==> flow/design.v <==
module cordic_dds # (
   parameter DW = 16,                
   parameter PIPE_DEPTH = 14,        
   parameter limP = 16'h4dba         
)
( 
   sin_o, cos_o, err_o,
   clk, phase_i
);
   input             clk;
   input [DW-1:0]    phase_i;        
   output [DW:0]     sin_o, cos_o;   
   output [DW:0]     err_o;          
   reg [DW:0] cos_r, sin_o_r;
   reg [DW:0] x[PIPE_DEPTH:0];
   reg [DW:0] y[PIPE_DEPTH:0];
   reg [DW:0] z[PIPE_DEPTH:0];
   reg [1:0] quadrant [PIPE_DEPTH:0];
   wire [DW:0] atan_rom[PIPE_DEPTH:0];
   assign atan_rom[0] = 8189;
   assign atan_rom[1] = 4834;
   assign atan_rom[2] = 2554;
   assign atan_rom[3] = 1296;
   assign atan_rom[4] = 650;
   assign atan_rom[5] = 325;
   assign atan_rom[6] = 162;
   assign atan_rom[7] = 81;
   assign atan_rom[8] = 40;
   assign atan_rom[9] = 20;
   assign atan_rom[10] = 10;
   assign atan_rom[11] = 5;
   assign atan_rom[12] = 2;
   assign atan_rom[13] = 1;
   assign atan_rom[14] = 0;
   always @ (posedge clk) begin  
      x[0] <= {1'b0, limP};
      y[0] <= 0;
      z[0] <= {3'b0, phase_i[DW-1-2:0]};  
   end
   always @ (posedge clk) begin  
      x[1] <= x[0] - y[0];
      y[1] <= x[0] + y[0];
      z[1] <= z[0] - atan_rom[0];  
   end
   generate
      genvar k;
      for(k=1; k<PIPE_DEPTH; k=k+1) begin
         always @ (posedge clk) begin
            if (z[k][DW]) begin  
               x[k+1] <= x[k] + {{k{y[k][DW]}},y[k][DW:k]};  
               y[k+1] <= y[k] - {{k{x[k][DW]}},x[k][DW:k]};  
               z[k+1] <= z[k] + atan_rom[k];
            end else begin
               x[k+1] <= x[k] - {{k{y[k][DW]}},y[k][DW:k]};
               y[k+1] <= y[k] + {{k{x[k][DW]}},x[k][DW:k]};
               z[k+1] <= z[k] - atan_rom[k];
            end
         end
      end
   endgenerate
   always @ (posedge clk) begin
      quadrant[0] <= phase_i[DW-1:DW-2];
   end
   generate
      genvar j;
      for(j=0; j<PIPE_DEPTH; j=j+1) begin
         always @ (posedge clk) begin
            quadrant[j+1] <= quadrant[j];
         end
      end
   endgenerate
   always @ (posedge clk)
      case(quadrant[PIPE_DEPTH])
         2'b00: begin
            cos_r <= x[PIPE_DEPTH];  
            sin_o_r <= y[PIPE_DEPTH];  
         end
         2'b01: begin
            cos_r <= ~(y[PIPE_DEPTH]) + 1'b1;  
            sin_o_r <= x[PIPE_DEPTH];  
         end
         2'b10: begin
            cos_r <= ~(x[PIPE_DEPTH]) + 1'b1;  
            sin_o_r <= ~(y[PIPE_DEPTH]) + 1'b1;  
         end
         2'b11: begin
            cos_r <= y[PIPE_DEPTH];  
            sin_o_r <= ~(x[PIPE_DEPTH]) + 1'b1;  
         end
      endcase
   assign cos_o = cos_r;
   assign sin_o = sin_o_r;
   assign err_o = z[PIPE_DEPTH];
endmodule
; ---- Reports on cordic_dds
; The steps from the RTL of cordic_dds to its reports follow in flow order.
; Lines are those of the file above, counted from 1.
; Library cell names are shortened.
; A cell with n/a has no value.
[inputs]
design = cordic_dds
clk_port = clk
lib = sky130hd
pvt_corner = tt_025C_1v80

; ---- Word level
; Counts by Yosys on the flattened word-level netlist (proc, flatten, opt, wreduce). Print and check cells are left out. Cells with the same type and inputs are merged into one.
[word_totals]
reg_bits = 752
latch_bits = 0
mem_bits_rw = 0
rom_bits = 0
clocked_rd_ports_x_width = 0
mem_count = 0
inputBits = 17
output_inout_bits = 51
word_cells = 182
[classes]
add_sub_neg = 77
n_mul = 0
div_mod_pow = 0
cmp = 0
equal = 3
shifts = 0
muxes = 41
bitwise = 2
n_reduce_logical = 1
[ops]
columns = op, n
row1 = 17-bit two-way mux, 37
row2 = 17-bit adder, 22
row3 = 17-bit subtractor, 22
row4 = 17-bit case mux with 4-bit select, 2
row5 = 17-bit by 1-bit adder with 17-bit output (second input constant), 3
row6 = 17-bit NOT, 2
row7 = 15-bit by 13-bit adder with 16-bit output, 2
row8 = 15-bit by 13-bit subtractor with 16-bit output, 2
row9 = 15-bit two-way mux, 2
row10 = 17-bit by 1-bit subtractor with 17-bit output (second input constant), 1
row11 = 17-bit by 10-bit adder with 17-bit output (second input constant), 1
row12 = 17-bit by 10-bit subtractor with 17-bit output (second input constant), 1
row13 = 17-bit by 11-bit adder with 17-bit output (second input constant), 1
row14 = 17-bit by 11-bit subtractor with 17-bit output (second input constant), 1
row15 = 17-bit by 12-bit adder with 17-bit output (second input constant), 1
row16 = 17-bit by 12-bit subtractor with 17-bit output (second input constant), 1
row17 = 17-bit by 13-bit adder with 17-bit output (second input constant), 1
row18 = 17-bit by 13-bit subtractor with 17-bit output (second input constant), 1
row19 = 17-bit by 2-bit adder with 17-bit output (second input constant), 1
row20 = 17-bit by 2-bit subtractor with 17-bit output (second input constant), 1
row21 = 17-bit by 3-bit adder with 17-bit output (second input constant), 1
row22 = 17-bit by 3-bit subtractor with 17-bit output (second input constant), 1
row23 = 17-bit by 4-bit adder with 17-bit output (second input constant), 1
row24 = 17-bit by 4-bit subtractor with 17-bit output (second input constant), 1
row25 = 17-bit by 5-bit adder with 17-bit output (second input constant), 1
row26 = 17-bit by 5-bit subtractor with 17-bit output (second input constant), 1
row27 = 17-bit by 6-bit adder with 17-bit output (second input constant), 1
row28 = 17-bit by 6-bit subtractor with 17-bit output (second input constant), 1
; Other operator kinds: 10; their cells: 11.

; ---- Longest topological paths
; Depth = most cells in a row (Yosys ltp): at word level without a register or memory, in the mapped netlist without a sequential cell, where the memories' decode and read muxes count.
[depth]
depth_word = 3
abc_area = 0
depth_mapped = 17

; ---- Synthesis result
; Source: synth_stat.txt of the flow (Yosys; design flattened, memories mapped). It holds for the ABC_AREA given above (unset counts as 0); a run with the other value may have another netlist.
; Totals and module areas in this step are rounded.
[types]
columns = type, n, area_total_um2
row1 = dfxtp_1, 718, 1.44E+04
row2 = ha_1, 597, 7.47E+03
row3 = xnor2_1, 442, 3.87E+03
row4 = a21oi_1, 495, 2.48E+03
row5 = xor2_1, 218, 1.91E+03
row6 = nor2_1, 406, 1.52E+03
row7 = a21o_1, 189, 1.42E+03
row8 = o21ai_0, 279, 1.4E+03
row9 = inv_1, 284, 1.07E+03
row10 = nand2_1, 227, 852.067
row11 = fa_1, 35, 700.672
row12 = nor3_1, 116, 580.557
row13 = o21a_1, 72, 540.518
row14 = o21bai_1, 62, 465.446
row15 = nand2b_1, 63, 394.128
row16 = nand3_1, 73, 365.35
row17 = a31oi_1, 50, 312.8
row18 = a211oi_1, 40, 300.288
; Not listed: further types 51, cells in them 507.
[mapped]
mapped_cells = 4873
area_um2 = 43680
ffs = 718

; ---- Path before layout
; OpenSTA on the mapped netlist: ideal clock, no wires. The path of least setup slack (recovery checks aside). Input and output delay are each 20% of the period. Register names are those of the netlist, which keeps one name where synthesis merged equal registers.
[synth_timing]
path_type = reg2reg
start = register z[4][16]
end = register y[5][16]
tclk_ps = 5000
t_arrival_ps = 3384
t_required_ps = 4882
slack_ps = 1498
path_delay_ps = 3502
stages = 13
period_less_setup_slack_ps = 3502
; "path_delay_ps" = arrival - input delay + setup time.
; "stages" counts driving pins, that of a launching flip-flop among them; a cell with two outputs on the path counts twice.
; "period_less_setup_slack_ps" is the clock period less the worst setup slack; recovery checks do not enter. This is arithmetic on one report: input and output delays are still those of the set period (20% each).
; The rows between start and end are the longest chain of elaborated cells between them; the timing report does not say that the signal goes this way. Where chains are equally long, one stands for them.
; A line is the first line of the expression or statement that the cell stems from. Yosys adds cells for indexed reads and writes and turns some case tables into memories.
[synth_between]
path_cell_list = dfxtp_1 > clkbuf_1 > buf_1 > mux2i_1 > fa_1 > a211o_1 > a2111o_1 > a31oi_1 > o21ai_1 > a21o_1 > and4_4 > o32a_1 > xnor2_1
elab_chain_cells = 1
cells_between = 1
cone_lines = 1
[synth_rtl]
columns = item, line_no
row1 = from (decl), 17  ; reg [DW:0] z[PIPE_DEPTH:0];
row2 = from (assign), 52  ; z[k+1] <= z[k] + atan_rom[k];
row3 = from (assign), 56  ; z[k+1] <= z[k] - atan_rom[k];
row4 = 17-bit two-way mux, 49  ; if (z[k][DW]) begin
row5 = to (assign), 51  ; y[k+1] <= y[k] - {{k{x[k][DW]}},x[k][DW:k]};
row6 = to (assign), 55  ; y[k+1] <= y[k] + {{k{x[k][DW]}},x[k][DW:k]};
row7 = to (decl), 16  ; reg [DW:0] y[PIPE_DEPTH:0];

; ---- Worst path after layout
; Path of least setup slack in the final report of entry A (OpenROAD, finished layout, wires in). Where an end is a register, its clock arrival counts in the times.
; The path's times are printed in steps of 10 ps; the period is the one set.
[layout_timing]
path_type = reg2reg
start = register z[6][16]
end = register y[7][16]
tclk_ps = 7000
t_arrival_ps = 5500
t_required_ps = 7550
slack_ps = 2050
stages = 13
; The rows between start and end are the longest chain of elaborated cells between them; the timing report does not say that the signal goes this way. Where chains are equally long, one stands for them.
[layout_between]
path_cell_list = dfxtp_1 > clkbuf_1 > clkbuf_1 > mux2i_1 > fa_1 > a21oi_1 > o21ai_0 > o41ai_1 > o21ai_0 > or4_1 > o211ai_1 > o21ai_0 > xnor2_1
elab_chain_cells = 1
cells_between = 1
cone_lines = 1
[layout_rtl]
columns = item, line_no
row1 = from (decl), 17  ; reg [DW:0] z[PIPE_DEPTH:0];
row2 = from (assign), 52  ; z[k+1] <= z[k] + atan_rom[k];
row3 = from (assign), 56  ; z[k+1] <= z[k] - atan_rom[k];
row4 = 17-bit two-way mux, 49  ; if (z[k][DW]) begin
row5 = to (assign), 51  ; y[k+1] <= y[k] - {{k{x[k][DW]}},x[k][DW:k]};
row6 = to (assign), 55  ; y[k+1] <= y[k] + {{k{x[k][DW]}},x[k][DW:k]};
row7 = to (decl), 16  ; reg [DW:0] y[PIPE_DEPTH:0];

; cordic_dds through Yosys and OpenROAD on sky130hd: 2 stored runs, unordered, with their settings and measured results. The constraints put input and output delay at 20% of the set period each and load the outputs with 0.01 pF.
; By "achieved_period_ps" is meant the clock period of the run minus its worst setup slack. This is arithmetic on one report: input and output delays are still those of the set period (20% each).
; "worstPathTime_ps" means the part of the period allowed to the worst setup path (the constraints hold back 20% at inputs and 20% at outputs) less its slack; where the path has registers, the arrival times of their clocks count too.
; "worstPathTime_ps" is known to 10 ps.
; The results are shown rounded.

[entry A: settings]
CELL_PAD_IN_SITES_DETAIL_PLACEMENT = 2
CORE_UTILIZATION = 26
CTS_CLUSTER_DIAMETER = 232
CTS_CLUSTER_SIZE = 23
GPL_ROUTABILITY_DRIVEN = 0
GPL_TIMING_DRIVEN = 0
HOLD_SLACK_MARGIN = 0.08
MIN_ROUTING_LAYER = met2
PLACE_DENSITY_LB_ADDON = 0.26
SETUP_SLACK_MARGIN = 0.04
TNS_END_PERCENT = 10
period_ns = 7.0
CAP_MARGIN = 20
CORE_MARGIN = 2
SLEW_MARGIN = 20
[entry A: results]
setup_worst_slack_ps = 2051
die_um2 = 171300
synth_chip_area_um2 = 43680
worstPathTime_ps = 4950
timing.worst_path_kind = reg2reg
hold_worst_slack_ps = 331
stdcell_area_um2 = 48100
fin_util_frac = 0.288
fin_tns_ps = 0
achieved_period_ps = 4949

[entry B: settings]
CELL_PAD_IN_SITES_DETAIL_PLACEMENT = 0
CORE_ASPECT_RATIO = 1.04
CORE_UTILIZATION = 50
CTS_CLUSTER_SIZE = 60
PLACE_DENSITY_LB_ADDON = 0.13
SETUP_SLACK_MARGIN = 0.59
period_ns = 2.64
CAP_MARGIN = 20
CORE_MARGIN = 2
SLEW_MARGIN = 20
[entry B: results]
setup_worst_slack_ps = -641
die_um2 = 89750
synth_chip_area_um2 = 43680
worstPathTime_ps = 3280
timing.worst_path_kind = reg2reg
hold_worst_slack_ps = 318
stdcell_area_um2 = 64700
fin_util_frac = 0.747
fin_tns_ps = -16710
achieved_period_ps = 3281
